==> flow/design.v <==
`default_nettype none
module cordic
( input  var [15:0] i_qph  
, output var [15:0] o_sin  
);
logic [15:0] i_x;
logic [15:0] i_y;
always_comb i_x = i_qph[15] ? 16'h0000 : 16'hDBD9;
always_comb i_y = i_qph[15] ? 16'hDBD9 : 16'h0000;
logic [22:0] cordic_angle [0:18];
always_comb cordic_angle[ 0] = 23'h25C80A;  
always_comb cordic_angle[ 1] = 23'h13F670;  
always_comb cordic_angle[ 2] = 23'h0A2223;  
always_comb cordic_angle[ 3] = 23'h05161A;  
always_comb cordic_angle[ 4] = 23'h028BAF;  
always_comb cordic_angle[ 5] = 23'h0145EC;  
always_comb cordic_angle[ 6] = 23'h00A2F8;  
always_comb cordic_angle[ 7] = 23'h00517C;  
always_comb cordic_angle[ 8] = 23'h0028BE;  
always_comb cordic_angle[ 9] = 23'h00145F;  
always_comb cordic_angle[10] = 23'h000A2F;  
always_comb cordic_angle[11] = 23'h000517;  
always_comb cordic_angle[12] = 23'h00028B;  
always_comb cordic_angle[13] = 23'h000145;  
always_comb cordic_angle[14] = 23'h0000A2;  
always_comb cordic_angle[15] = 23'h000051;  
always_comb cordic_angle[16] = 23'h000028;  
always_comb cordic_angle[17] = 23'h000014;  
always_comb cordic_angle[18] = 23'h00000A;  
/*verilator lint_off UNOPTFLAT*/
logic [18:0] x [0:19];
logic [18:0] y [0:19];
logic [22:0] p [0:19];
/*verilator lint_on UNOPTFLAT*/
always_comb x[0] = {1'b0, i_x, {2{1'b0}}};
always_comb y[0] = {1'b0, i_y, {2{1'b0}}};
always_comb p[0] = {i_qph, {7{1'b0}}};
/*verilator lint_off ALWCOMBORDER*/
for (genvar i = 0; i < 19; i = i + 1) begin: l_cordic_steps
  always_comb
    if (p[i][22]) begin
      x[i+1] = x[i] + (y[i] >>> (i+1));
      y[i+1] = y[i] - (x[i] >>> (i+1));
      p[i+1] = p[i] + cordic_angle[i];
    end else begin
      x[i+1] = x[i] - (y[i] >>> (i+1));
      y[i+1] = y[i] + (x[i] >>> (i+1));
      p[i+1] = p[i] - cordic_angle[i];
    end
end
/*verilator lint_on ALWCOMBORDER*/
always_comb
  if (i_qph > 16'd65508)   o_sin = 16'hFFFE;
  else if (i_qph < 16'd32) o_sin = i_qph + (i_qph >> 1);
  else                     o_sin = y[19][17:2];
endmodule
`default_nettype none
module saw2sin
( input  var        i_clk
, input  var [15:0] i_saw
, output var [15:0] o_sin
);
logic invert;
always_comb invert = i_saw[15];
logic reverse;
always_comb reverse = i_saw[14];
logic [15:0] qsaw;
always_comb qsaw = reverse
  ? {~i_saw[13:0], 2'b11}  
  : {i_saw[13:0], 2'b01};  
logic [15:0] qsin;
cordic cordic
( .i_qph (qsaw)
, .o_sin (qsin)
);
logic [16:0] sin;
always_ff @(posedge i_clk) sin <= reverse
  ? (invert ? ~{1'b1, qsin[15:0]}           
            : {1'b1, qsin[15:0]} + 17'd1)   
  : (invert ? ~{1'b1, qsin[15:0]} + 17'd2   
            : {1'b1, qsin[15:0]} + 17'd0);  
always_comb o_sin = sin[16:1];
endmodule
Tool chain data of saw2sin
Tool output for the design above, in the order of the flow.
Lines are those of the file above, counted from 1.
Operators: Yosys type, input widths -> output width; for muxes data width and select width s.
{ "design": {"top": "saw2sin", "clk_port": "i_clk", "lib": "sky130hd", "lib_corner": "tt_025C_1v80"} }

Word level
Source: Yosys, flattened and elaborated. Widths are those after wreduce; folded enables and synchronous resets count as part of the registers. Registers that Yosys merges into a memory's read port (data or address) are not register bits. Print and check cells do not count. Equal cells are merged and count once.
{ "word_totals": {"wordCells": 172, "out_inout_bits": 16, "input_bits": 17, "ff_bits": 17} }
{ "classes": {"addsub": 107, "bitwise": 2, "mux": 60, "compare": 2} }
{ "op_table": {"columns": ["operator", "n"], "rows": [
  ["$mux 19", 33],
  ["$mux 23", 17],
  ["$mux 16", 5],
  ["$mux 17", 3],
  ["$add 18x17->19", 2],
  ["$sub 18x17->19", 2],
  ["$add 19x10->19", 2],
  ["$sub 19x10->19", 2],
  ["$add 19x11->19", 2],
  ["$sub 19x11->19", 2],
  ["$add 19x12->19", 2],
  ["$sub 19x12->19", 2],
  ["$add 19x13->19", 2],
  ["$sub 19x13->19", 2],
  ["$add 19x14->19", 2],
  ["$sub 19x14->19", 2],
  ["$add 19x15->19", 2],
  ["$sub 19x15->19", 2],
  ["$add 19x16->19", 2],
  ["$sub 19x16->19", 2],
  ["$add 19x17->19", 2],
  ["$sub 19x17->19", 2],
  ["$add 19x3->19", 2],
  ["$sub 19x3->19", 2],
  ["$add 19x4->19", 2],
  ["$sub 19x4->19", 2],
  ["$add 19x5->19", 2],
  ["$sub 19x5->19", 2]
]} }
Not listed: further kinds 56, cells in them 65.

Longest topological paths
Longest topological path by Yosys (ltp), each cell counted once; first at word level (registers and memories cut), then after technology mapping (sequential cells cut; the memories' decode and read muxes count).
{ "logic_depth": {"word_depth": 45, "abc_area": 0, "ltp_mapped": 347, "ltp_nobuf": 320} }

Synthesis result
The flow's flattened synthesis, as Yosys stat reports it; memories are mapped. The netlist is that of the ABC_AREA named above (0 if unset); the other value can give another one.
Totals and module areas in this step are rounded.
{ "mapped": {"ffs": 16, "mapped_area_um2": 44100, "mapped_cells": 6061, "sequential_area_um2": 320, "buffers": 104} }
{ "types": {"columns": ["cell_type", "n", "type_area_um2"], "rows": [
  ["sky130_fd_sc_hd__ha_1", 933, 1.17E+04],
  ["sky130_fd_sc_hd__xnor2_1", 624, 5.47E+03],
  ["sky130_fd_sc_hd__a21oi_1", 639, 3.2E+03],
  ["sky130_fd_sc_hd__xor2_1", 287, 2.51E+03],
  ["sky130_fd_sc_hd__inv_1", 577, 2.17E+03],
  ["sky130_fd_sc_hd__o21bai_1", 281, 2.11E+03],
  ["sky130_fd_sc_hd__a21o_1", 262, 1.97E+03],
  ["sky130_fd_sc_hd__nor2_1", 473, 1.78E+03],
  ["sky130_fd_sc_hd__o21ai_0", 346, 1.73E+03],
  ["sky130_fd_sc_hd__nand2_1", 291, 1.09E+03],
  ["sky130_fd_sc_hd__fa_1", 35, 700.672],
  ["sky130_fd_sc_hd__nand2b_1", 110, 688.16],
  ["sky130_fd_sc_hd__nor2b_1", 90, 563.04],
  ["sky130_fd_sc_hd__nor3_1", 112, 560.538],
  ["sky130_fd_sc_hd__o21a_1", 61, 457.939],
  ["sky130_fd_sc_hd__a31oi_1", 69, 431.664],
  ["sky130_fd_sc_hd__a21boi_0", 53, 397.882],
  ["sky130_fd_sc_hd__nand3_1", 76, 380.365]
]} }
Not listed: further types 108, cells in them 742.
The figures by module come from a second, unflattened synthesis with its own total; it is not the netlist above.
{ "hier_totals": {"hier_cells": 5877, "hier_area_um2": 43000} }
Rows give one instance, submodules left out.
{ "by_module": {"columns": ["module", "cells", "mod_seq_area_um2", "instances", "mod_area_um2"], "rows": [
  ["cordic", 5755, 0.0, 1, 41900],
  ["saw2sin", 122, 320, 1, 1100]
]} }

Path before layout
Path of least setup slack by OpenSTA after synthesis, without wires, with an ideal clock, recovery checks aside; 20% of the period is set as input and as output delay. Where synthesis merged equal registers, the netlist keeps one of their names.
{ "synth_timing": {"kind": "input -> register", "from": "in i_saw[13]", "to": "reg sin[16]", "path_stages": 336, "setup_time_ns": 0.059, "arrival_time_ns": 73.189, "n_path_buf": 31, "tclk_ns": 70.0, "required_ns": 69.941, "t_first_pin_ns": 14.000, "setup_slack_ns": -3.248, "path_delay_ns": 59.248, "in_delay_ns": 14.000, "synth_period_reached_ns": 73.248} }
"path_delay_ns" is the arrival time less input delay plus setup time.
"path_stages" counts driving pins, that of a launching flip-flop among them; a cell with two outputs on the path counts twice.
"synth_period_reached_ns" is the clock period less the worst setup slack; recovery checks do not enter. This is arithmetic on one report: input and output delays are still those of the set period (20% each).
Between the ends stands the longest chain of elaborated cells between them, by number of cells; it is not shown to be the way that was timed. Of several equally long chains one is given.
A line is the first line of the expression or statement that the cell stems from. Yosys adds cells for indexed reads and writes and turns some case tables into memories.
{ "synth_via": {"path_cell_list": "sky130_fd_sc_hd__buf_4 > sky130_fd_sc_hd__xnor2_2 > sky130_fd_sc_hd__buf_4 > sky130_fd_sc_hd__clkbuf_1 > sky130_fd_sc_hd__inv_1 > sky130_fd_sc_hd__ha_1 > sky130_fd_sc_hd__buf_1 > sky130_fd_sc_hd__nand3_1 > sky130_fd_sc_hd__nor4_1 > sky130_fd_sc_hd__mux2i_1 > sky130_fd_sc_hd__and2_1 > sky130_fd_sc_hd__nand2_2 > sky130_fd_sc_hd__clkinv_2 > sky130_fd_sc_hd__ha_1 > sky130_fd_sc_hd__nand4_1 > sky130_fd_sc_hd__or3_4 > sky130_fd_sc_hd__a2bb2oi_4 > sky130_fd_sc_hd__nand2_4 > [... 300 more ...] > sky130_fd_sc_hd__a21oi_1 > sky130_fd_sc_hd__nor2b_1 > sky130_fd_sc_hd__o21ai_0 > sky130_fd_sc_hd__ha_1 > sky130_fd_sc_hd__clkbuf_1 > sky130_fd_sc_hd__a21oi_1 > sky130_fd_sc_hd__nor2b_1 > sky130_fd_sc_hd__a2111oi_0 > sky130_fd_sc_hd__nor2_1 > sky130_fd_sc_hd__nor2_1 > sky130_fd_sc_hd__nor2b_1 > sky130_fd_sc_hd__a31oi_1 > sky130_fd_sc_hd__inv_1 > sky130_fd_sc_hd__or4_1 > sky130_fd_sc_hd__a311oi_2 > sky130_fd_sc_hd__and3b_1 > sky130_fd_sc_hd__a41oi_1 > sky130_fd_sc_hd__and2_1", "elab_chain_len": 45, "cells_between": 171, "cone_classes": "add/sub (107); compare (2); mux (60); logic (2)"} }
{ "synth_rtl": {"columns": ["element", "line_no", "text"], "rows": [
  ["start: declaration", 60, ", input  var [15:0] i_saw"],
  ["$not 14->14", 69, "? {~i_saw[13:0], 2'b11}"],
  ["$mux 16", 68, "always_comb qsaw = reverse"],
  ["$mux 16", 8, "always_comb i_x = i_qph[15] ? 16'h0000 : 16'hDBD9;"],
  ["$sub 18x17->19", 46, "x[i+1] = x[i] - (y[i] >>> (i+1));"],
  ["$mux 19", 41, "if (p[i][22]) begin"],
  ["$add 19x17->19", 47, "y[i+1] = y[i] + (x[i] >>> (i+1));"],
  ["$mux 19", 41, null],
  ["[... 31 more ...]", null, null],
  ["$mux 18", 41, null],
  ["$mux 16", 54, "else if (i_qph < 16'd32) o_sin = i_qph + (i_qph >> 1);"],
  ["$mux 16", 53, "if (i_qph > 16'd65508)   o_sin = 16'hFFFE;"],
  ["$not 17->17", 80, ": (invert ? ~{1'b1, qsin[15:0]} + 17'd2"],
  ["$add 17x2->17", 80, null],
  ["$mux 17", 80, null],
  ["$mux 17", 77, "always_ff @(posedge i_clk) sin <= reverse"],
  ["end: assignment", 77, null],
  ["end: declaration", 76, "logic [16:0] sin;"]
]} }

Worst path after layout
Path of least setup slack in the final report of entry A (OpenROAD, finished layout, wires in). Where an end is a register, its clock arrival counts in the times.
{ "layout_timing": {"kind": "input -> register", "from": "in i_saw[10]", "to": "reg sin[15]", "tclk_ns": 67.6, "t_first_pin_ns": 13.52, "required_ns": 67.73, "in_delay_ns": 13.52, "arrival_time_ns": 62.75, "setup_time_ns": 0.12, "n_path_buf": 15, "setup_slack_ns": 4.98, "path_stages": 294} }
Between the ends stands the longest chain of elaborated cells between them, by number of cells; it is not shown to be the way that was timed. Of several equally long chains one is given.
{ "layout_via": {"path_cell_list": "sky130_fd_sc_hd__clkdlybuf4s50_1 > sky130_fd_sc_hd__xor2_2 > sky130_fd_sc_hd__ha_4 > sky130_fd_sc_hd__nand3b_1 > sky130_fd_sc_hd__nor4_1 > sky130_fd_sc_hd__mux2i_1 > sky130_fd_sc_hd__and2_4 > sky130_fd_sc_hd__nand2_8 > sky130_fd_sc_hd__buf_12 > sky130_fd_sc_hd__buf_6 > sky130_fd_sc_hd__ha_4 > sky130_fd_sc_hd__nand4_1 > sky130_fd_sc_hd__or3_4 > sky130_fd_sc_hd__a2bb2oi_4 > sky130_fd_sc_hd__nand2_4 > sky130_fd_sc_hd__clkinvlp_4 > sky130_fd_sc_hd__ha_4 > sky130_fd_sc_hd__a21o_1 > [... 258 more ...] > sky130_fd_sc_hd__xnor2_2 > sky130_fd_sc_hd__o21ai_4 > sky130_fd_sc_hd__buf_12 > sky130_fd_sc_hd__ha_4 > sky130_fd_sc_hd__or2_2 > sky130_fd_sc_hd__a21oi_2 > sky130_fd_sc_hd__nand2b_4 > sky130_fd_sc_hd__nor2_1 > sky130_fd_sc_hd__nor2_2 > sky130_fd_sc_hd__nor2b_1 > sky130_fd_sc_hd__a31oi_2 > sky130_fd_sc_hd__inv_2 > sky130_fd_sc_hd__or4_4 > sky130_fd_sc_hd__a311oi_2 > sky130_fd_sc_hd__o2111a_2 > sky130_fd_sc_hd__a41oi_2 > sky130_fd_sc_hd__a31oi_1 > sky130_fd_sc_hd__xnor2_1", "elab_chain_len": 43, "cells_between": 159, "cone_classes": "add/sub (99); compare (2); mux (56); logic (2)"} }
{ "layout_rtl": {"columns": ["element", "line_no", "text"], "rows": [
  ["start: declaration", 60, ", input  var [15:0] i_saw"],
  ["$not 14->14", 69, "? {~i_saw[13:0], 2'b11}"],
  ["$mux 16", 68, "always_comb qsaw = reverse"],
  ["$sub 23x22->23", 48, "p[i+1] = p[i] - cordic_angle[i];"],
  ["$mux 23", 41, "if (p[i][22]) begin"],
  ["$mux 19", 41, null],
  ["$add 19x16->19", 47, "y[i+1] = y[i] + (x[i] >>> (i+1));"],
  ["$mux 19", 41, null],
  ["[... 29 more ...]", null, null],
  ["$mux 18", 41, null],
  ["$mux 16", 54, "else if (i_qph < 16'd32) o_sin = i_qph + (i_qph >> 1);"],
  ["$mux 16", 53, "if (i_qph > 16'd65508)   o_sin = 16'hFFFE;"],
  ["$not 17->17", 80, ": (invert ? ~{1'b1, qsin[15:0]} + 17'd2"],
  ["$add 17x2->17", 80, null],
  ["$mux 17", 80, null],
  ["$mux 17", 77, "always_ff @(posedge i_clk) sin <= reverse"],
  ["end: assignment", 77, null],
  ["end: declaration", 76, "logic [16:0] sin;"]
]} }

Data sheet: physical implementation of saw2sin

4 stored runs of saw2sin in the flow (synthesis by Yosys, layout by OpenROAD, sky130hd cells), in arbitrary order. Constraints: input delay and output delay 20% of the set period each, output load 0.01 pF.
"reached clock period" means the clock period less the worst setup slack. The figure is calculated, with input and output delays left at 20% of the set period.
By "critical setup path time" is meant the share of the clock period that the worst setup path is allowed (20% is reserved at inputs, 20% at outputs), minus its slack. Clock arrival times at its registers enter into it.
Results are given in rounded form.

==> entry A: settings <==
{ "CORE_UTILIZATION": 40, "SETUP_SLACK_MARGIN": 5.0, "period_ns": 67.6, "CAP_MARGIN": 20, "CORE_MARGIN": 2, "SLEW_MARGIN": 20 }
==> entry A: results <==
critical setup path time: 49.10 ns
class of the worst setup path: input -> register
worst hold slack: 13.8 ns
standard-cell area of the final layout: 56200 um^2
full die area: 113000 um^2
reached clock period: 62.618 ns
utilization in the final report: 51.5 %
worst setup slack after layout: 4.98 ns
area of the synthesized netlist: 44100 um^2
total negative setup slack: 0.000 ns

==> entry B: settings <==
{ "CAP_MARGIN": 5, "CELL_PAD_IN_SITES_DETAIL_PLACEMENT": 2, "CELL_PAD_IN_SITES_GLOBAL_PLACEMENT": 0, "CORE_MARGIN": 4, "CORE_UTILIZATION": 72, "CTS_CLUSTER_SIZE": 57, "HOLD_SLACK_MARGIN": 0.27, "MAX_ROUTING_LAYER": "met4", "MIN_ROUTING_LAYER": "met1", "PLACE_DENSITY_LB_ADDON": 0.17, "TNS_END_PERCENT": 95, "period_ns": 95.9, "SLEW_MARGIN": 20 }
==> entry B: results <==
not finished: placement ended with error DPL-0033

==> entry C: settings <==
{ "ABC_AREA": 0, "CAP_MARGIN": 10, "CELL_PAD_IN_SITES_DETAIL_PLACEMENT": 2, "CELL_PAD_IN_SITES_GLOBAL_PLACEMENT": 1, "CORE_ASPECT_RATIO": 1.35, "CORE_MARGIN": 6, "CORE_UTILIZATION": 28, "CTS_CLUSTER_SIZE": 60, "GPL_ROUTABILITY_DRIVEN": 1, "GPL_TIMING_DRIVEN": 0, "PLACE_DENSITY": 0.83, "SETUP_SLACK_MARGIN": 2.98, "period_ns": 55.4, "SLEW_MARGIN": 20 }
==> entry C: results <==
not finished: routing ended with error GRT-0116

==> entry D: settings <==
{ "CORE_UTILIZATION": 40, "period_ns": 84.0, "CAP_MARGIN": 20, "CORE_MARGIN": 2, "SLEW_MARGIN": 20 }
==> entry D: results <==
critical setup path time: 61.07 ns
class of the worst setup path: input -> register
worst hold slack: 17.1 ns
standard-cell area of the final layout: 46300 um^2
full die area: 113000 um^2
reached clock period: 77.869 ns
utilization in the final report: 42.4 %
worst setup slack after layout: 6.13 ns
area of the synthesized netlist: 44100 um^2
total negative setup slack: 0.000 ns
